==> flow/design.v <==
`timescale 1ns/1ns
module dma_ahb_fifo_sync_small
     #(parameter FDW =32,   
                 FAW =4,   
                 FULN=4)   
(
       input   wire           rst  
     , input   wire           clr  
     , input   wire           clk
     , output  wire           wr_rdy
     , input   wire           wr_vld
     , input   wire [FDW-1:0] wr_din
     , input   wire           rd_rdy
     , output  wire           rd_vld
     , output  wire [FDW-1:0] rd_dout
     , output  wire           full
     , output  wire           empty
     , output  wire           fullN   
     , output  wire           emptyN  
     , output  reg  [FAW:0]   rd_cnt  
     , output  wire [FAW:0]   wr_cnt  
);
   localparam FDT = 1<<FAW;
   reg  [FAW:0]   fifo_head;  
   reg  [FAW:0]   fifo_tail;  
   reg  [FAW:0]   next_tail;
   reg  [FAW:0]   next_head;
   wire [FAW-1:0] read_addr = (rd_vld&rd_rdy) ? next_head[FAW-1:0]
                                              : fifo_head[FAW-1:0];
   always @(posedge clk or posedge rst) begin
      if (rst) begin
          fifo_tail <= 0;
          next_tail <= 1;
      end else if (clr) begin
          fifo_tail <= 0;
          next_tail <= 1;
      end else begin
          if (!full && wr_vld) begin
              fifo_tail <= next_tail;
              next_tail <= next_tail + 1;
          end 
      end
   end
   always @(posedge clk or posedge rst) begin
      if (rst) begin
          fifo_head <= 0;
          next_head <= 1;
      end else if (clr) begin
          fifo_head <= 0;
          next_head <= 1;
      end else begin
          if (!empty && rd_rdy) begin
              fifo_head <= next_head;
              next_head <= next_head + 1;
          end
      end
   end
   assign  wr_cnt = FDT-rd_cnt;
   always @(posedge clk or posedge rst) begin
      if (rst) begin
         rd_cnt <= 0;
      end else if (clr) begin
         rd_cnt <= 0;
      end else begin
         if (wr_vld&&!full&&(!rd_rdy||(rd_rdy&&empty))) begin
             rd_cnt <= rd_cnt + 1;
         end else
         if (rd_rdy&&!empty&&(!wr_vld||(wr_vld&&full))) begin
             rd_cnt <= rd_cnt - 1;
         end
      end
   end
   assign rd_vld = ~empty;
   assign wr_rdy = ~full;
   assign empty  = (fifo_head == fifo_tail);
   assign full   = (rd_cnt>=FDT);
   assign fullN  = (rd_cnt>=(FDT-FULN));
   assign emptyN = (rd_cnt<=FULN);
   reg [FDW-1:0] Mem [0:FDT-1];
   assign rd_dout  = Mem[fifo_head[FAW-1:0]];
   always @(posedge clk) begin
       if (!full && wr_vld) begin
           Mem[fifo_tail[FAW-1:0]] <= wr_din;
       end
   end
endmodule
`timescale 1ns/1ns
module dma_ahb_csr #(parameter T_ADDR_WID=8)
(
       input   wire                   RESET_N
     , input   wire                   CLK
     , input   wire [T_ADDR_WID-1:0]  T_ADDR
     , input   wire                   T_WREN
     , input   wire                   T_RDEN
     , input   wire [31:0]            T_WDATA
     , output  reg  [31:0]            T_RDATA
     , output  wire                   IRQ
     , output  wire            DMA_EN
     , output  wire            DMA_GO
     , input   wire            DMA_BUSY
     , input   wire            DMA_DONE
     , output  wire  [31:0]    DMA_SRC
     , output  wire  [31:0]    DMA_DST
     , output  wire  [15:0]    DMA_BNUM  
     , output  wire  [ 4:0]    DMA_BURST  
);
   localparam CSRA_NAME0   = 8'h00,
              CSRA_NAME1   = 8'h04,
              CSRA_NAME2   = 8'h08,
              CSRA_NAME3   = 8'h0C,
              CSRA_COMP0   = 8'h10,
              CSRA_COMP1   = 8'h14,
              CSRA_COMP2   = 8'h18,
              CSRA_COMP3   = 8'h1C,
              CSRA_VERSION = 8'h20,
              CSRA_CONTROL = 8'h30,
              CSRA_NUM     = 8'h40,
              CSRA_SOURCE  = 8'h44,
              CSRA_DEST    = 8'h48;
   wire [31:0] csr_name0   = "DMA "; 
   wire [31:0] csr_name1   = "AHB "; 
   wire [31:0] csr_name2   = "    "; 
   wire [31:0] csr_name3   = "    "; 
   wire [31:0] csr_comp0   = "DYNA"; 
   wire [31:0] csr_comp1   = "LITH"; 
   wire [31:0] csr_comp2   = "    "; 
   wire [31:0] csr_comp3   = "    "; 
   wire [31:0] csr_version = 32'h20140429;
   reg         csr_ctl_en;  
   reg         csr_ctl_ip;  
   reg         csr_ctl_ie;  
   reg         csr_num_go;  
   reg  [ 4:0] csr_num_burst;  
   reg  [15:0] csr_num_byte;  
   reg  [31:0] csr_source;  
   reg  [31:0] csr_dest;  
   always @ (posedge CLK or negedge RESET_N) begin
   if (RESET_N==1'b0) begin
       T_RDATA <= 'h0;
   end else begin
      if (T_RDEN) begin
         case (T_ADDR) 
           CSRA_NAME0   : T_RDATA <= csr_name0  ;
           CSRA_NAME1   : T_RDATA <= csr_name1  ;
           CSRA_NAME2   : T_RDATA <= csr_name2  ;
           CSRA_NAME3   : T_RDATA <= csr_name3  ;
           CSRA_COMP0   : T_RDATA <= csr_comp0  ;
           CSRA_COMP1   : T_RDATA <= csr_comp1  ;
           CSRA_COMP2   : T_RDATA <= csr_comp2  ;
           CSRA_COMP3   : T_RDATA <= csr_comp3  ;
           CSRA_VERSION : T_RDATA <= csr_version;
           CSRA_CONTROL : T_RDATA <= {csr_ctl_en  
                                     ,29'h0       
                                     ,csr_ctl_ip  
                                     ,csr_ctl_ie  
                                     };
           CSRA_NUM     : T_RDATA <= {csr_num_go     
                                     ,DMA_BUSY       
                                     ,DMA_DONE       
                                     ,8'h0          
                                     ,csr_num_burst  
                                     ,csr_num_byte   
                                     };
           CSRA_SOURCE  : T_RDATA <= csr_source;
           CSRA_DEST    : T_RDATA <= csr_dest;
           default: begin
                    T_RDATA <=32'h0;
           end
         endcase
      end else T_RDATA <= 'h0;
   end  
   end  
   always @ (posedge CLK or negedge RESET_N) begin
   if (RESET_N==1'b0) begin
       csr_ctl_en    <= 1'b0;
       csr_num_burst <= 1'b1;
       csr_num_byte  <= 16'h0;
       csr_source    <= 32'h0;
       csr_dest      <= 32'h0;
   end else begin
      if (T_WREN) begin
         case (T_ADDR) 
           CSRA_CONTROL : csr_ctl_en  
                          <= T_WDATA[31];
           CSRA_NUM     : begin
                          csr_num_burst  
                          <= (T_WDATA[20:16]<4) ? 1
                           : (T_WDATA[20:16]<8) ? 4
                           : (T_WDATA[20:16]<16) ? 8
                           : 16;
                          csr_num_byte   
                          <= T_WDATA[15:0];
                          end
           CSRA_SOURCE  : csr_source <= T_WDATA;
           CSRA_DEST    : csr_dest <= T_WDATA;
         endcase
      end
   end  
   end  
   always @ (posedge CLK or negedge RESET_N) begin
   if (RESET_N==1'b0) begin
       csr_num_go <= 1'b0;  
   end else begin
       if (T_WREN&&(T_ADDR==CSRA_NUM)) begin
           csr_num_go  <= csr_ctl_en & T_WDATA[31];
       end else begin
           if (DMA_DONE) csr_num_go <= 1'b0;
       end
   end  
   end  
   always @ (posedge CLK or negedge RESET_N) begin
   if (RESET_N==1'b0) begin
       csr_ctl_ie <= 1'b0;  
       csr_ctl_ip <= 1'b0;  
   end else begin
       if (T_WREN&&(T_ADDR==CSRA_CONTROL)) begin
           csr_ctl_ie            <= T_WDATA[0];
           csr_ctl_ip            <= (T_WDATA[1]==1'b1) ? 1'b0 : csr_ctl_ip;
       end else begin
           if (csr_ctl_ie & DMA_GO & DMA_DONE)
               csr_ctl_ip <= 1'b1;
       end
   end  
   end  
   assign IRQ = csr_ctl_ip;
   assign DMA_EN = csr_ctl_en;
   assign DMA_GO = csr_ctl_en & csr_num_go;
   assign DMA_SRC = csr_source;
   assign DMA_DST = csr_dest;
   assign DMA_BNUM = csr_num_byte;
   assign DMA_BURST = csr_num_burst;
endmodule
`timescale  1ns/1ns
module dma_ahb_csr_ahb
(
       input   wire          HRESETn 
     , input   wire          HCLK
     , input   wire          HSEL
     , input   wire  [31:0]  HADDR
     , input   wire  [ 1:0]  HTRANS
     , input   wire          HWRITE
     , input   wire  [ 2:0]  HSIZE
     , input   wire  [ 2:0]  HBURST
     , input   wire  [31:0]  HWDATA
     , output  reg   [31:0]  HRDATA
     , output  wire  [ 1:0]  HRESP
     , input   wire          HREADYin
     , output  reg           HREADYout
     , output  wire          IRQ
     , output  wire          DMA_EN
     , output  wire          DMA_GO
     , input   wire          DMA_BUSY
     , input   wire          DMA_DONE
     , output  wire  [31:0]  DMA_SRC
     , output  wire  [31:0]  DMA_DST
     , output  wire  [15:0]  DMA_BNUM  
     , output  wire  [ 4:0]  DMA_BURST  
);
   assign HRESP = 2'b00;  
   localparam T_ADDR_WID = 8;
   reg  [T_ADDR_WID-1:0] T_ADDR;
   reg                   T_WREN;
   reg                   T_RDEN;
   reg  [31:0]           T_WDATA;  
   wire [31:0]           T_RDATA;  
   reg  [ 2:0]           T_SIZE;
   reg [2:0] state;
   localparam STH_IDLE   = 3'h0,
              STH_WRITE0 = 3'h1,
              STH_WRITE1 = 3'h2,
              STH_READ0  = 3'h3, 
              STH_READ1  = 3'h4;
   always @ (posedge HCLK or negedge HRESETn) begin
       if (HRESETn==0) begin
           HRDATA    <=  ~'h0;
           HREADYout <=  1'b1;
           T_ADDR    <=   'h0;
           T_WREN    <=  1'b0;
           T_RDEN    <=  1'b0;
           T_WDATA   <=  ~'h0;
           T_SIZE    <=  3'h0;
           state     <= STH_IDLE;
       end else begin  
           case (state)
           STH_IDLE: begin
                T_RDEN    <= 1'b0;
                T_WREN    <= 1'b0;
                if (HSEL && HREADYin) begin
                   case (HTRANS)
                   2'b00, 2'b01: begin  
                          HREADYout <= 1'b1;
                          T_RDEN    <= 1'b0;
                          T_WREN    <= 1'b0;
                          state     <= STH_IDLE;
                    end  
                   2'b10, 2'b11: begin  
                          HREADYout <= 1'b0;
                          T_ADDR    <= HADDR[T_ADDR_WID-1:0];
                          T_SIZE    <= HSIZE;
                          if (HWRITE) begin  
                              state  <= STH_WRITE0;
                          end else begin  
                              T_RDEN <= 1'b1;  
                              state  <= STH_READ0;
                          end
                    end  
                   endcase  
                end else begin 
                    T_WREN    <= 1'b0;
                    T_RDEN    <= 1'b0;
                    HREADYout <= 1'b1;
                end
                end  
           STH_WRITE0: begin
                     T_WREN    <= 1'b1;
                     T_WDATA   <= HWDATA;
                     HREADYout <= 1'b1;
                     state     <= STH_WRITE1;
                end  
           STH_WRITE1: begin
                     T_WREN    <= 1'b0;
                     T_WDATA   <= 32'b0;
                     HREADYout <= 1'b1;
                     state     <= STH_IDLE;
                end  
           STH_READ0: begin
                    T_RDEN    <= 1'b0;
                    state     <= STH_READ1;
                end  
           STH_READ1: begin
                    HREADYout <= 1'b1;
                    HRDATA    <= T_RDATA;
                    state     <= STH_IDLE;
                end  
           endcase  
       end  
   end  
   dma_ahb_csr #(.T_ADDR_WID(T_ADDR_WID))
   u_csr (
       .RESET_N   (HRESETn)
     , .CLK       (HCLK   )
     , .T_ADDR    (T_ADDR )
     , .T_WREN    (T_WREN )
     , .T_RDEN    (T_RDEN )
     , .T_WDATA   (T_WDATA)
     , .T_RDATA   (T_RDATA)
     , .IRQ       (IRQ    )
     , .DMA_EN    (DMA_EN   )
     , .DMA_GO    (DMA_GO   )
     , .DMA_BUSY  (DMA_BUSY )
     , .DMA_DONE  (DMA_DONE )
     , .DMA_SRC   (DMA_SRC  )
     , .DMA_DST   (DMA_DST  )
     , .DMA_BNUM  (DMA_BNUM ) 
     , .DMA_BURST (DMA_BURST) 
   );
endmodule
`timescale 1ns/1ns
module dma_ahb_master
(
       input   wire            HRESETn
     , input   wire            HCLK
     , output  reg             HBUSREQ
     , input   wire            HGRANT
     , output  reg   [31:0]    HADDR
     , output  reg   [ 1:0]    HTRANS
     , output  reg             HWRITE
     , output  reg   [ 2:0]    HSIZE
     , output  reg   [ 2:0]    HBURST
     , output  wire  [ 3:0]    HPROT
     , output  reg   [31:0]    HWDATA
     , input   wire  [31:0]    HRDATA
     , input   wire  [ 1:0]    HRESP
     , input   wire            HREADY
     , input   wire            DMA_EN
     , input   wire            DMA_GO
     , output  reg             DMA_BUSY
     , output  reg             DMA_DONE
     , input   wire  [31:0]    DMA_SRC
     , input   wire  [31:0]    DMA_DST
     , input   wire  [15:0]    DMA_BNUM  
     , input   wire  [ 4:0]    DMA_BURST  
);
   assign HPROT  = 4'b0011;
   reg [31:0] dma_rd_addr;
   reg [15:0] dma_rd_bnum;
   reg [ 4:0] dma_rd_burst;
   reg [31:0] dma_rd_data;
   reg [31:0] dma_wr_addr;
   reg [15:0] dma_wr_bnum;
   reg [ 4:0] dma_wr_burst;
   reg [31:0] dma_wr_data;
   reg        dma_wr_data_vld;
   reg [ 6:0] bnum;  
   reg         fifo_wr_vld;
   wire        fifo_wr_rdy;
   reg  [31:0] fifo_wr_dat;
   wire        fifo_rd_vld;
   reg         fifo_rd_rdy;
   wire [31:0] fifo_rd_dat;
   wire        fifo_empty ;
   wire        fifo_full  ;
   localparam ST_READY    = 'h0
            , ST_START    = 'h1
            , ST_RD_ARB_S = 'h2
            , ST_RD_S0    = 'h3
            , ST_RD_S1    = 'h4
            , ST_WR_ARB_S = 'h5
            , ST_WR_S0    = 'h6
            , ST_WR_S1    = 'h7
            , ST_RD_ARB_B = 'h8
            , ST_RD_B0    = 'h9
            , ST_RD_B1    = 'hA
            , ST_RD_B2    = 'hB
            , ST_WR_ARB_B = 'hC
            , ST_WR_B0    = 'hD
            , ST_CHECK    = 'hE
            , ST_DONE     = 'hF;
   reg [3:0] state;
   always @ (posedge HCLK or negedge HRESETn) begin
   if (HRESETn==1'b0) begin
       HBUSREQ         <=  1'b0;
       HADDR           <=~32'h0;
       HTRANS          <=  2'b0;
       HSIZE           <=  3'b0;
       HBURST          <=  3'b0;
       HWRITE          <=  1'b0;
       HWDATA          <=~32'h0;
       DMA_BUSY        <=  1'b0;
       DMA_DONE        <=  1'b0;
       dma_rd_addr     <=~32'h0;
       dma_rd_bnum     <= 16'h0;  
       dma_rd_burst    <=  5'h0;
       dma_rd_data     <=~32'h0;
       dma_wr_addr     <=~32'h0;
       dma_wr_bnum     <= 16'h0;  
       dma_wr_burst    <=  5'h0;
       dma_wr_data     <=~32'h0;
       dma_wr_data_vld <= 1'b0;
       bnum            <=  6'h0;  
       fifo_wr_vld     <=  1'b0;
       fifo_wr_dat     <= 32'h0;
       fifo_rd_rdy     <=  1'b0;
       state           <= ST_READY;
   end else if (DMA_EN==1'b0) begin
       HBUSREQ         <=  1'b0;
       HADDR           <=~32'h0;
       HTRANS          <=  2'b0;
       HSIZE           <=  3'b0;
       HBURST          <=  3'b0;
       HWRITE          <=  1'b0;
       HWDATA          <=~32'h0;
       DMA_BUSY        <=  1'b0;
       DMA_DONE        <=  1'b0;
       dma_rd_addr     <=~32'h0;
       dma_rd_bnum     <= 16'h0;  
       dma_rd_burst    <=  5'h0;
       dma_rd_data     <=~32'h0;
       dma_wr_addr     <=~32'h0;
       dma_wr_bnum     <= 16'h0;  
       dma_wr_burst    <=  5'h0;
       dma_wr_data     <=~32'h0;
       dma_wr_data_vld <= 1'b0;
       bnum            <=  6'h0;  
       fifo_wr_vld     <=  1'b0;
       fifo_wr_dat     <= 32'h0;
       fifo_rd_rdy     <=  1'b0;
       state           <= ST_READY;
   end else begin
   case (state)
   ST_READY: begin
      if ((DMA_GO==1'b1)&&(DMA_BNUM>0)&&(DMA_BURST>0)) begin
          DMA_BUSY     <= 1'b1;
          DMA_DONE     <= 1'b0;
          dma_rd_addr  <= DMA_SRC;
          dma_rd_bnum  <= DMA_BNUM;
          dma_rd_burst <=  5'h0;
          dma_wr_addr  <= DMA_DST;
          dma_wr_bnum  <= DMA_BNUM;
          dma_wr_burst <=  5'h0;
          bnum         <=  6'h0;
          HBUSREQ      <=  1'b1;  
          state        <= ST_START;
      end
      end  
   ST_START: begin
      HBUSREQ <= 1'b1;
      if ( (DMA_BURST==5'h1)||          
           (dma_rd_addr[1:0]!=2'b00)||  
           (dma_rd_bnum<4)||            
           (dma_rd_bnum<(DMA_BURST<<2))) begin
           bnum  <= (dma_rd_addr[1:0]!=2'b00) ? 1
                  : (dma_rd_bnum<4) ? 1
                  : 4;
           state <= ST_RD_ARB_S;
      end else begin
           bnum  <= 4;
           state <= ST_RD_ARB_B;
      end
      end  
   ST_RD_ARB_S: begin
      if (HGRANT&HREADY) begin
          HBUSREQ <= 1'b0;
          HADDR   <= dma_rd_addr;
          HSIZE   <= (bnum==1'b1) ? 3'b000 : 3'b010;  
          HTRANS  <= 2'b10;   
          HBURST  <= 3'b000;  
          state   <= ST_RD_S0;
      end
      end  
   ST_RD_S0: begin
      if (HREADY==1'b1) begin
          HTRANS  <= 2'b00;  
          state   <= ST_RD_S1;
      end
      end  
   ST_RD_S1: begin
      if (HREADY==1'b1) begin
          dma_rd_addr   <= dma_rd_addr + bnum;
          dma_rd_bnum   <= dma_rd_bnum - bnum;
          dma_rd_data   <= HRDATA;
          HBUSREQ       <= 1'b1;
          state         <= ST_WR_ARB_S;
      end
      end  
   ST_WR_ARB_S: begin
      if (HGRANT&HREADY) begin
          HBUSREQ  <= 1'b0;
          HADDR    <= dma_wr_addr;
          HWRITE   <= 1'b1;
          HSIZE   <= (bnum==1'b1) ? 3'b000 : 3'b010;  
          HTRANS   <= 2'b10;  
          HBURST   <= 3'b000;  
          state    <= ST_WR_S0;
      end
      end  
   ST_WR_S0: begin
      if (HREADY==1'b1) begin
          HTRANS      <= 2'b00;  
          HWRITE      <= 1'b0;
          HWDATA      <= dma_rd_data;
          dma_wr_addr <= dma_wr_addr + bnum;
          dma_wr_bnum <= dma_wr_bnum - bnum;
          state       <= ST_WR_S1;
      end
      end  
   ST_WR_S1: begin
      if (HREADY==1'b1) begin
          state       <= ST_CHECK;
      end
      end  
   ST_RD_ARB_B: begin
      if (HGRANT&HREADY) begin
          HADDR   <= dma_rd_addr;
          HSIZE   <= 3'b010;  
          HTRANS  <= 2'b10;   
          case (DMA_BURST)
           4: HBURST <= 3'b011;  
           8: HBURST <= 3'b101;  
          16: HBURST <= 3'b111;  
          default: HBURST <= 3'b001;  
          endcase
          dma_rd_addr  <= dma_rd_addr + bnum;
          dma_rd_burst <= dma_rd_burst + 1;
          state        <= ST_RD_B0;
      end
      end  
   ST_RD_B0: begin
      if (HREADY==1'b1) begin
          if (dma_rd_burst<DMA_BURST) begin
              HADDR        <= dma_rd_addr;
              HTRANS       <= 2'b11;   
              dma_rd_addr  <= dma_rd_addr + bnum;
              dma_rd_burst <= dma_rd_burst + 1;
          end else begin
              HBUSREQ     <= 1'b0;
              HTRANS      <= 2'b00;   
          end
          state <= ST_RD_B1;
      end
      end  
   ST_RD_B1: begin
      if (HREADY==1'b1) begin
          dma_rd_bnum <= dma_rd_bnum - bnum;
          fifo_wr_vld <= 1'b1;
          fifo_wr_dat <= HRDATA;
          if (dma_rd_burst<DMA_BURST) begin
              HADDR        <= dma_rd_addr;
              HTRANS       <= 2'b11;   
              dma_rd_addr  <= dma_rd_addr + bnum;
              dma_rd_burst <= dma_rd_burst + 1;
          end else begin
              HTRANS      <= 2'b00;   
          end
          if (dma_rd_burst==(DMA_BURST-2)) begin
              HBUSREQ     <= 1'b0;
          end
          if (dma_rd_burst==DMA_BURST) begin
              state   <= ST_RD_B2;
          end
      end else begin
          fifo_wr_vld <= 1'b0;
      end
      end  
   ST_RD_B2: begin
      if (HREADY==1'b1) begin
          dma_rd_bnum <= dma_rd_bnum - bnum;
          fifo_wr_vld <= 1'b1;
          fifo_wr_dat <= HRDATA;
          HBUSREQ <= 1'b1;
          state   <= ST_WR_ARB_B;
      end else begin
          fifo_wr_vld <= 1'b0;
      end
      end  
   ST_WR_ARB_B: begin
      fifo_wr_vld <= 1'b0;
      if (HGRANT&HREADY) begin
          HADDR   <= dma_wr_addr;
          HWRITE  <= 1'b1;
          HSIZE   <= 3'b010;  
          HTRANS  <= 2'b10;   
          case (DMA_BURST)
           4: HBURST <= 3'b011;  
           8: HBURST <= 3'b101;  
          16: HBURST <= 3'b111;  
          default: HBURST <= 3'b001;  
          endcase
          dma_wr_addr  <= dma_wr_addr + bnum;
          dma_wr_burst <= dma_wr_burst + 1;
          fifo_rd_rdy  <= 1'b1;
          state        <= ST_WR_B0;
      end
      end  
   ST_WR_B0: begin
      if (HREADY==1'b1) begin
          HWDATA          <= (dma_wr_data_vld) ? dma_wr_data : fifo_rd_dat;
          dma_wr_data_vld <= 1'b0;
          fifo_rd_rdy     <= 1'b1;
          dma_wr_bnum     <= dma_wr_bnum - bnum;
          if (dma_wr_burst<DMA_BURST) begin
              HADDR        <= dma_wr_addr;
              HTRANS       <= 2'b11;   
              dma_wr_addr  <= dma_wr_addr + bnum;
              dma_wr_burst <= dma_wr_burst + 1;
          end else begin
              HWRITE  <= 1'b0;
              HTRANS  <= 2'b00;   
          end
          if (dma_wr_burst==(DMA_BURST-2)) begin
              HBUSREQ <= 1'b0;
          end 
          if (dma_wr_burst==DMA_BURST) begin
              fifo_rd_rdy <= 1'b0;
              state       <= ST_CHECK;
          end
      end else begin
          fifo_rd_rdy     <= 1'b0;
          dma_wr_data_vld <= 1'b1;
          dma_wr_data     <= (dma_wr_data_vld) ? dma_wr_data : fifo_rd_dat;
      end
      end  
   ST_CHECK: begin
      fifo_rd_rdy <= 1'b0;
      if (HREADY==1'b0) begin
      end else if (dma_rd_bnum>0) begin
         HBUSREQ      <= 1'b1;
         dma_rd_burst <= 5'h0;
         dma_wr_burst <= 5'h0;
         state        <= ST_START;
      end else begin
         DMA_BUSY <= 1'b0;
         DMA_DONE <= 1'b1;
         state    <= ST_DONE;
      end
      end  
   ST_DONE: begin
      if (DMA_GO==1'b0) begin
         DMA_DONE <= 1'b0;
         state    <= ST_READY;
      end
      end  
   endcase
   end  
   end  
   dma_ahb_fifo_sync_small
   u_fifo (
       .rst     (~HRESETn   ) 
     , .clr     (1'b0       ) 
     , .clk     (HCLK       )
     , .wr_rdy  (fifo_wr_rdy)
     , .wr_vld  (fifo_wr_vld)
     , .wr_din  (fifo_wr_dat)
     , .rd_rdy  (fifo_rd_rdy)
     , .rd_vld  (fifo_rd_vld)
     , .rd_dout (fifo_rd_dat)
     , .full    (fifo_full  )
     , .empty   (fifo_empty )
     , .fullN   () 
     , .emptyN  () 
     , .rd_cnt  () 
     , .wr_cnt  () 
   );
endmodule
`timescale 1ns/1ns
module dma_ahb_simple
(
       input   wire          HRESETn
     , input   wire          HCLK
     , input   wire          S_HSEL
     , input   wire  [31:0]  S_HADDR
     , input   wire  [ 1:0]  S_HTRANS
     , input   wire          S_HWRITE
     , input   wire  [ 2:0]  S_HSIZE
     , input   wire  [ 2:0]  S_HBURST
     , input   wire  [31:0]  S_HWDATA
     , output  wire  [31:0]  S_HRDATA
     , output  wire  [ 1:0]  S_HRESP
     , input   wire          S_HREADYin
     , output  wire          S_HREADYout
     , output  wire          IRQ
     , output  wire          M_HBUSREQ
     , input   wire          M_HGRANT
     , output  wire  [31:0]  M_HADDR
     , output  wire  [ 1:0]  M_HTRANS
     , output  wire          M_HWRITE
     , output  wire  [ 2:0]  M_HSIZE
     , output  wire  [ 2:0]  M_HBURST
     , output  wire  [ 3:0]  M_HPROT
     , output  wire  [31:0]  M_HWDATA
     , input   wire  [31:0]  M_HRDATA
     , input   wire  [ 1:0]  M_HRESP
     , input   wire          M_HREADY
);
   wire            DMA_EN   ;  
   wire            DMA_GO   ;
   wire            DMA_BUSY ;
   wire            DMA_DONE ;
   wire  [31:0]    DMA_SRC  ;  
   wire  [31:0]    DMA_DST  ;  
   wire  [15:0]    DMA_BNUM ;  
   wire  [ 4:0]    DMA_BURST;  
   dma_ahb_csr_ahb
   u_csr (
       .HRESETn   (HRESETn    )
     , .HCLK      (HCLK       )
     , .HSEL      (S_HSEL     )
     , .HADDR     (S_HADDR    )
     , .HTRANS    (S_HTRANS   )
     , .HWRITE    (S_HWRITE   )
     , .HSIZE     (S_HSIZE    )
     , .HBURST    (S_HBURST   )
     , .HWDATA    (S_HWDATA   )
     , .HRDATA    (S_HRDATA   )
     , .HRESP     (S_HRESP    )
     , .HREADYin  (S_HREADYin )
     , .HREADYout (S_HREADYout)
     , .IRQ       (IRQ        )
     , .DMA_EN    (DMA_EN     )
     , .DMA_GO    (DMA_GO     )
     , .DMA_BUSY  (DMA_BUSY   )
     , .DMA_DONE  (DMA_DONE   )
     , .DMA_SRC   (DMA_SRC    )
     , .DMA_DST   (DMA_DST    )
     , .DMA_BNUM  (DMA_BNUM   )
     , .DMA_BURST (DMA_BURST  )
   );
   dma_ahb_master
   u_master (
       .HRESETn   (HRESETn    )
     , .HCLK      (HCLK       )
     , .HBUSREQ   (M_HBUSREQ  )
     , .HGRANT    (M_HGRANT   )
     , .HADDR     (M_HADDR    )
     , .HTRANS    (M_HTRANS   )
     , .HWRITE    (M_HWRITE   )
     , .HSIZE     (M_HSIZE    )
     , .HBURST    (M_HBURST   )
     , .HPROT     (M_HPROT    )
     , .HWDATA    (M_HWDATA   )
     , .HRDATA    (M_HRDATA   )
     , .HRESP     (M_HRESP    )
     , .HREADY    (M_HREADY   )
     , .DMA_EN    (DMA_EN     )
     , .DMA_GO    (DMA_GO     )
     , .DMA_BUSY  (DMA_BUSY   )
     , .DMA_DONE  (DMA_DONE   )
     , .DMA_SRC   (DMA_SRC    )
     , .DMA_DST   (DMA_DST    )
     , .DMA_BNUM  (DMA_BNUM   )
     , .DMA_BURST (DMA_BURST  )
   );
endmodule
From RTL to reports: dma_ahb_simple

Tool output for the design above before and after an edit, in the order of the flow.
Lines under "unedited" count in the file above, lines under "edited" in the edited file.
"change": "edited" minus "unedited" as printed here. "rel. change": 100 x difference / "unedited".
Operators carry their Yosys type and port widths (W data, S select, Z words).
Cell names lack the library's common part.
A cell with n/a has no value.

Top module: dma_ahb_simple
Clock port: HCLK
Library: sky130hd
Corner: tt_025C_1v80

Diff

The edit as a unified diff against the file above.
A script made this edit. It was not meant as an optimisation and need not keep what the design does.

```diff
@@ -74,5 +74,5 @@
    assign wr_rdy = ~full;
    assign empty  = (fifo_head == fifo_tail);
-   assign full   = (rd_cnt>=FDT);
+   assign full   = (rd_cnt==FDT);
    assign fullN  = (rd_cnt>=(FDT-FULN));
    assign emptyN = (rd_cnt<=FULN);
```

Word-level counts

Yosys after proc, flatten, opt, wreduce and memory -nomap, before mapping. Memory bits, and registers merged into a memory's read port (data or address), are not among the register bits. Print and check cells are not counted. Equal cells are merged and count once.
Yosys's memory passes give these memory sizes; they may raise the number of words (mostly to a power of two), join words into wider ones and drop unused or constant bits.

Cells by class:

| what                          | unedited | edited | change | rel. change (%) |
| $lt $le $gt $ge               | 11       | 10     | -1     | -9.09 |
| bitwise gates (word level)    | 5        | 5      | 0      | 0.00 |
| equality and inequality tests | 103      | 104    | +1     | +0.97 |
| reduce/logical cells          | 75       | 75     | 0      | 0.00 |
| muxes and demuxes             | 164      | 164    | 0      | 0.00 |
| add/subtract/negate cells     | 10       | 10     | 0      | 0.00 |

Operators by type and width:

| kind                 | unedited | edited | change | rel. change (%) |
| $eq A5 B5 Y1 const B | 1        | 2      | +1     | +100.00 |
| $ge A5 B5 Y1 const B | 1        | 0      | -1     | -100.00 |

Unchanged operator kinds not shown: 88.

Word-level totals:

| what                        | unedited | edited | change | rel. change (%) |
| memory cells                | 1        | 1      | 0      | 0.00 |
| input port bits             | 113      | 113    | 0      | 0.00 |
| bits in writable memories   | 512      | 512    | 0      | 0.00 |
| output and inout bits       | 114      | 114    | 0      | 0.00 |
| flip-flop bits (word level) | 500      | 500    | 0      | 0.00 |

Memories:

| what                                         | unedited                             | edited |
| shape (words x width / read and write ports) | u_master.u_fifo.Mem 16 x 32 bit 1R1W | u_master.u_fifo.Mem 16 x 32 bit 1R1W |

Longest topological paths

Depth = most cells in a row (Yosys ltp): at word level without a register or memory, in the mapped netlist without a sequential cell, where the memories' decode and read muxes count.

Depth:

| what                          | unedited | edited | change | rel. change (%) |
| word-level depth              | 7        | 7      | 0      | 0.00 |
| ABC_AREA                      | 0        | 0      | n/a    | n/a |
| depth in mapped cells         | 13       | 14     | +1     | +7.69 |
| gate-level depth less buffers | 11       | 12     | +1     | +9.09 |

Synthesis result

The flow's flattened synthesis, as Yosys stat reports it; memories are mapped. The netlist is that of the ABC_AREA named above (0 if unset); the other value can give another one.

Mapped netlist:

| what                           | unedited | edited  | change | rel. change (%) |
| area of sequential cells (µm²) | 28364.7  | 28364.7 | 0.0    | 0.00 |
| cell count                     | 3161     | 3142    | -19    | -0.60 |
| flip-flops                     | 1018     | 1018    | 0      | 0.00 |
| mapped area (µm²)              | 43518.0  | 43483.0 | -35.0  | -0.08 |
| buffers                        | 220      | 216     | -4     | -1.82 |

Cell types:

| type     | unedited | edited | change | rel. change (%) |
| mux2i_1  | 180      | 103    | -77    | -42.78 |
| nand2_1  | 218      | 272    | +54    | +24.77 |
| nand2b_1 | 13       | 67     | +54    | +415.38 |
| a21oi_1  | 173      | 134    | -39    | -22.54 |
| mux4_2   | 92       | 128    | +36    | +39.13 |
| o21ai_0  | 125      | 158    | +33    | +26.40 |
| a41oi_1  | 2        | 32     | +30    | +1500.00 |
| buf_2    | 13       | 42     | +29    | +223.08 |
| nand3_1  | 68       | 41     | -27    | -39.71 |
| o22ai_1  | 44       | 17     | -27    | -61.36 |
| clkbuf_1 | 165      | 140    | -25    | -15.15 |
| nor2_1   | 226      | 246    | +20    | +8.85 |
| nor3_1   | 53       | 38     | -15    | -28.30 |
| or3_1    | 9        | 24     | +15    | +166.67 |
| a22oi_1  | 37       | 51     | +14    | +37.84 |
| mux2_2   | 138      | 125    | -13    | -9.42 |
| o22a_1   | 50       | 37     | -13    | -26.00 |
| o311ai_0 | 13       | 2      | -11    | -84.62 |

Unchanged cell types not shown: 15.
Not every row of either side is listed.
The figures by module come from a second, unflattened synthesis with its own total; it is not the netlist above.

Second synthesis, totals:

| what                                          | unedited | edited  | change | rel. change (%) |
| cells (unflattened synthesis)                 | 3159     | 3158    | -1     | -0.03 |
| area total of the unflattened synthesis (µm²) | 44600.3  | 44322.5 | -277.8 | -0.62 |

Each row is one instance without its submodules.

Modules, unedited:

| module                     | sequential area (µm²) | instances | cells | area (µm²) |
| dma_ahb_fifo_sync_small    | 16002.8               | 1         | 884   | 20966.4 |
| dma_ahb_master             | 7273.2                | 1         | 1634  | 15024.4 |
| dma_ahb_csr (T_ADDR_WID=8) | 3004.1                | 1         | 428   | 5431.5 |
| dma_ahb_csr_ahb            | 2084.5                | 1         | 213   | 3178.0 |
| dma_ahb_simple             | 0.0                   | 1         | 0     | 0.0 |

Modules, edited:

| module                     | sequential area (µm²) | instances | cells | area (µm²) |
| dma_ahb_fifo_sync_small    | 16002.8               | 1         | 883   | 20688.6 |
| dma_ahb_master             | 7273.2                | 1         | 1634  | 15024.4 |
| dma_ahb_csr (T_ADDR_WID=8) | 3004.1                | 1         | 428   | 5431.5 |
| dma_ahb_csr_ahb            | 2084.5                | 1         | 213   | 3178.0 |
| dma_ahb_simple             | 0.0                   | 1         | 0     | 0.0 |

Worst setup path after synthesis

Path of least setup slack by OpenSTA after synthesis, without wires, with an ideal clock, recovery checks aside; 20% of the period is set as input and as output delay. Where synthesis merged equal registers, the netlist keeps one of their names.

Timing path post-synthesis:

| what                              | unedited                       | edited                        | change | rel. change (%) |
| path kind                         | register to register           | register to register          | n/a    | n/a |
| start                             | reg u_master.u_fifo.rd_cnt[4]  | reg u_master.u_fifo.rd_cnt[0] | n/a    | n/a |
| end                               | mem u_master.u_fifo.Mem[12][0] | mem u_master.u_fifo.Mem[0][0] | n/a    | n/a |
| launch time at the first pin (ps) | 0                              | 0                             | 0      | n/a |
| arrival (ps)                      | 3250                           | 3337                          | +87    | +2.68 |
| stages on the path                | 6                              | 7                             | +1     | +16.67 |
| period (ps)                       | 4500                           | 4500                          | 0      | 0.00 |
| path slack (ps)                   | 789                            | 702                           | -87    | n/a |
| buffers on the path               | 1                              | 1                             | 0      | 0.00 |
| setup time (ps)                   | 461                            | 461                           | 0      | n/a |
| path delay (ps)                   | 3711                           | 3798                          | +87    | +2.34 |
| synthesis period reached (ps)     | 3711                           | 3798                          | +87    | +2.34 |

"path delay" is the arrival time less input delay plus setup time.
"stages on the path": output pins that drive a net of the path, with the launching flip-flop's if there is one; two outputs of one cell count as two.
"synthesis period reached" = period - worst setup slack (recovery checks aside). The figure is calculated, with input and output delays left at 20% of the set period.
The rows between start and end are the longest chain of elaborated cells between them; the timing report does not say that the signal goes this way. Where chains are equally long, one stands for them.
Each line given opens the expression or statement behind the cell; cells for indexed reads and writes are added by Yosys, which also makes memories of some case tables.
At most two assigning lines are given for a register; there are more.
unedited: Only ways into the end's enable, where the timed path ends, are counted here.

On the way, post-synthesis, unedited:
Cell sequence: dfrtp_1 -> nand2b_1 -> inv_1 -> clkbuf_1 -> nand3_1 -> nor3_1
Length of the longest elaborated chain: 4
Elaborated cells between the ends (all ways): 5
Classes of those cells: compare (1); mux (2); reduce/logical (2)

RTL lines, path post-synthesis, unedited:

| what                | RTL line | RTL |
| start: declaration  | 20       | `, output  reg  [FAW:0]   rd_cnt` |
| start: assignment   | 66       | `rd_cnt <= rd_cnt + 1;` |
| start: assignment   | 69       | `rd_cnt <= rd_cnt - 1;` |
| $ge A5 B5 Y1        | 76       | `assign full   = (rd_cnt>=FDT);` |
| $logic_not A1 Y1    | 82       | `if (!full && wr_vld) begin` |
| $logic_and A1 B1 Y1 | 82       |  |
| $mux W4             | 82       |  |
| end: declaration    | 79       | `reg [FDW-1:0] Mem [0:FDT-1];` |

edited: Only ways into the end's enable, where the timed path ends, are counted here.

On the way, post-synthesis, edited:
Cell sequence: dfrtp_1 -> nor4_1 -> nand2_1 -> nand2_1 -> clkbuf_1 -> or3_1 -> nor3_1
Length of the longest elaborated chain: 4
Elaborated cells between the ends (all ways): 5
Classes of those cells: eq/ne (1); mux (2); reduce/logical (2)

RTL lines, path post-synthesis, edited:

| what                | RTL line | RTL |
| start: declaration  | 20       | `, output  reg  [FAW:0]   rd_cnt` |
| start: assignment   | 66       | `rd_cnt <= rd_cnt + 1;` |
| start: assignment   | 69       | `rd_cnt <= rd_cnt - 1;` |
| $eq A5 B5 Y1        | 76       | `assign full   = (rd_cnt==FDT);` |
| $logic_not A1 Y1    | 82       | `if (!full && wr_vld) begin` |
| $logic_and A1 B1 Y1 | 82       |  |
| $mux W4             | 82       |  |
| end: declaration    | 79       | `reg [FDW-1:0] Mem [0:FDT-1];` |

Worst path after layout

From the final timing report of each run of set A: the path of least setup slack in the routed layout; clock arrival at registers is part of the times.
The path's times are printed in steps of 10 ps; the period is the one set.

Timing path post-layout:

| what                              | unedited                         | edited                           | change | rel. change (%) |
| path kind                         | register to register             | register to register             | n/a    | n/a |
| start                             | reg u_csr.u_csr.csr_num_burst[3] | reg u_csr.u_csr.csr_num_burst[3] | n/a    | n/a |
| end                               | reg u_master.dma_wr_addr[24]     | reg u_master.HADDR[23]           | n/a    | n/a |
| setup time (ps)                   | 80                               | 80                               | 0      | n/a |
| stages on the path                | 10                               | 11                               | +1     | +10.00 |
| buffers on the path               | 1                                | 2                                | +1     | +100.00 |
| launch time at the first pin (ps) | 690                              | 690                              | 0      | 0.00 |
| period (ps)                       | 3350                             | 3350                             | 0      | 0.00 |
| arrival (ps)                      | 3550                             | 3470                             | -80    | -2.25 |
| path slack (ps)                   | 380                              | 430                              | +50    | n/a |

The rows between start and end are the longest chain of elaborated cells between them; the timing report does not say that the signal goes this way. Where chains are equally long, one stands for them.
At most two assigning lines are given for a register; there are more.

On the way, post-layout, unedited:
Cell sequence: dfrtp_1 -> inv_1 -> ha_1 -> a21o_1 -> a221oi_1 -> o32a_1 -> nand2_1 -> nor2_1 -> buf_4 -> a22oi_1
Length of the longest elaborated chain: 5
Elaborated cells between the ends (all ways): 11
Classes of those cells: compare (2); eq/ne (2); mux (5); reduce/logical (2)

RTL lines, path post-layout, unedited:

| what               | RTL line | RTL |
| start: declaration | 133      | `reg  [ 4:0] csr_num_burst;` |
| start: assignment  | 176      | `csr_num_burst <= 1'b1;` |
| $lt A5 B5 Y1       | 641      | `if (dma_wr_burst<DMA_BURST) begin` |
| $mux W32           | 641      |  |
| $mux W32           | 636      | `if (HREADY==1'b1) begin` |
| $pmux W32 S4       | 470      | `case (state)` |
| $mux W32           | 445      | `end else if (DMA_EN==1'b0) begin` |
| end: assignment    | 435      | `dma_wr_addr     <=~32'h0;` |
| end: assignment    | 459      | `dma_wr_addr     <=~32'h0;` |
| end: declaration   | 389      | `reg [31:0] dma_wr_addr;` |

On the way, post-layout, edited:
Cell sequence: dfrtp_1 -> inv_1 -> ha_1 -> and3_1 -> a221o_1 -> and2_0 -> buf_4 -> o31ai_4 -> buf_12 -> nor2_1 -> a41oi_1
Length of the longest elaborated chain: 5
Elaborated cells between the ends (all ways): 11
Classes of those cells: compare (2); eq/ne (2); mux (6); reduce/logical (1)

RTL lines, path post-layout, edited:

| what               | RTL line | RTL |
| start: declaration | 133      | `reg  [ 4:0] csr_num_burst;` |
| start: assignment  | 176      | `csr_num_burst <= 1'b1;` |
| $lt A5 B5 Y1       | 641      | `if (dma_wr_burst<DMA_BURST) begin` |
| $mux W32           | 641      |  |
| $mux W32           | 636      | `if (HREADY==1'b1) begin` |
| $pmux W32 S4       | 470      | `case (state)` |
| $mux W32           | 445      | `end else if (DMA_EN==1'b0) begin` |
| end: assignment    | 423      | `HADDR           <=~32'h0;` |
| end: assignment    | 447      | `HADDR           <=~32'h0;` |
| end: declaration   | 365      | `, output  reg   [31:0]    HADDR` |

Measured runs

Runs of the flow (Yosys, OpenROAD) on both versions; the two runs of a pair have the same settings. The constraints put input and output delay at 20% of the set period each and load the outputs with 0.01 pF.

Flow settings, set A:
period_ns: 3.35
CAP_MARGIN: 20
CORE_MARGIN: 2
CORE_UTILIZATION: 40
SLEW_MARGIN: 20

Final reports, set A:

| what                                      | unedited | edited   | change | rel. change (%) |
| overall die area (µm²)                    | 111449.0 | 111362.0 | -87.0  | -0.08 |
| mapped cell area after synthesis (µm²)    | 43518.0  | 43483.0  | -35.0  | -0.08 |
| worst hold slack in the final report (ps) | 376      | 379      | +3     | n/a |
| post-layout utilization (%)               | 47.4     | 47.7     | +0.3   | n/a |
| total power after layout (mW)             | 25.209   | 25.484   | +0.275 | +1.09 |
| achieved period (ps)                      | 2972     | 2917     | -55    | -1.85 |
| standard-cell area after routing (µm²)    | 51354.3  | 51257.9  | -96.4  | -0.19 |
| setup slack of the critical path (ps)     | 378      | 433      | +55    | n/a |

Flow settings, set B:
CELL_PAD_IN_SITES_DETAIL_PLACEMENT: 2
CORE_ASPECT_RATIO: 0.64
CORE_UTILIZATION: 50
GPL_ROUTABILITY_DRIVEN: 0
GPL_TIMING_DRIVEN: 0
MAX_ROUTING_LAYER: met5
PLACE_DENSITY_LB_ADDON: 0.13
SLEW_MARGIN: 30
period_ns: 5.28
CAP_MARGIN: 20
CORE_MARGIN: 2

Final reports, set B:

| what                                   | unedited | edited |
| overall die area (µm²)                 | 89471.6  | n/a |
| mapped cell area after synthesis (µm²) | 43518.0  | n/a |
| post-layout utilization (%)            | 59.7     | n/a |
| total power after layout (mW)          | 16.407   | n/a |
| achieved period (ps)                   | 5393     | n/a |
| standard-cell area after routing (µm²) | 51443.1  | n/a |
| setup slack of the critical path (ps)  | -113     | n/a |

set B, edited: did not finish, routing stopped with ODB-0269.
"achieved period" is the run's clock period less its worst setup slack. It is reckoned from that one timing run; input and output delays stay at 20% of the period that was set.
"total power after layout": no workload was simulated; the value follows from the tool's default switching activity.
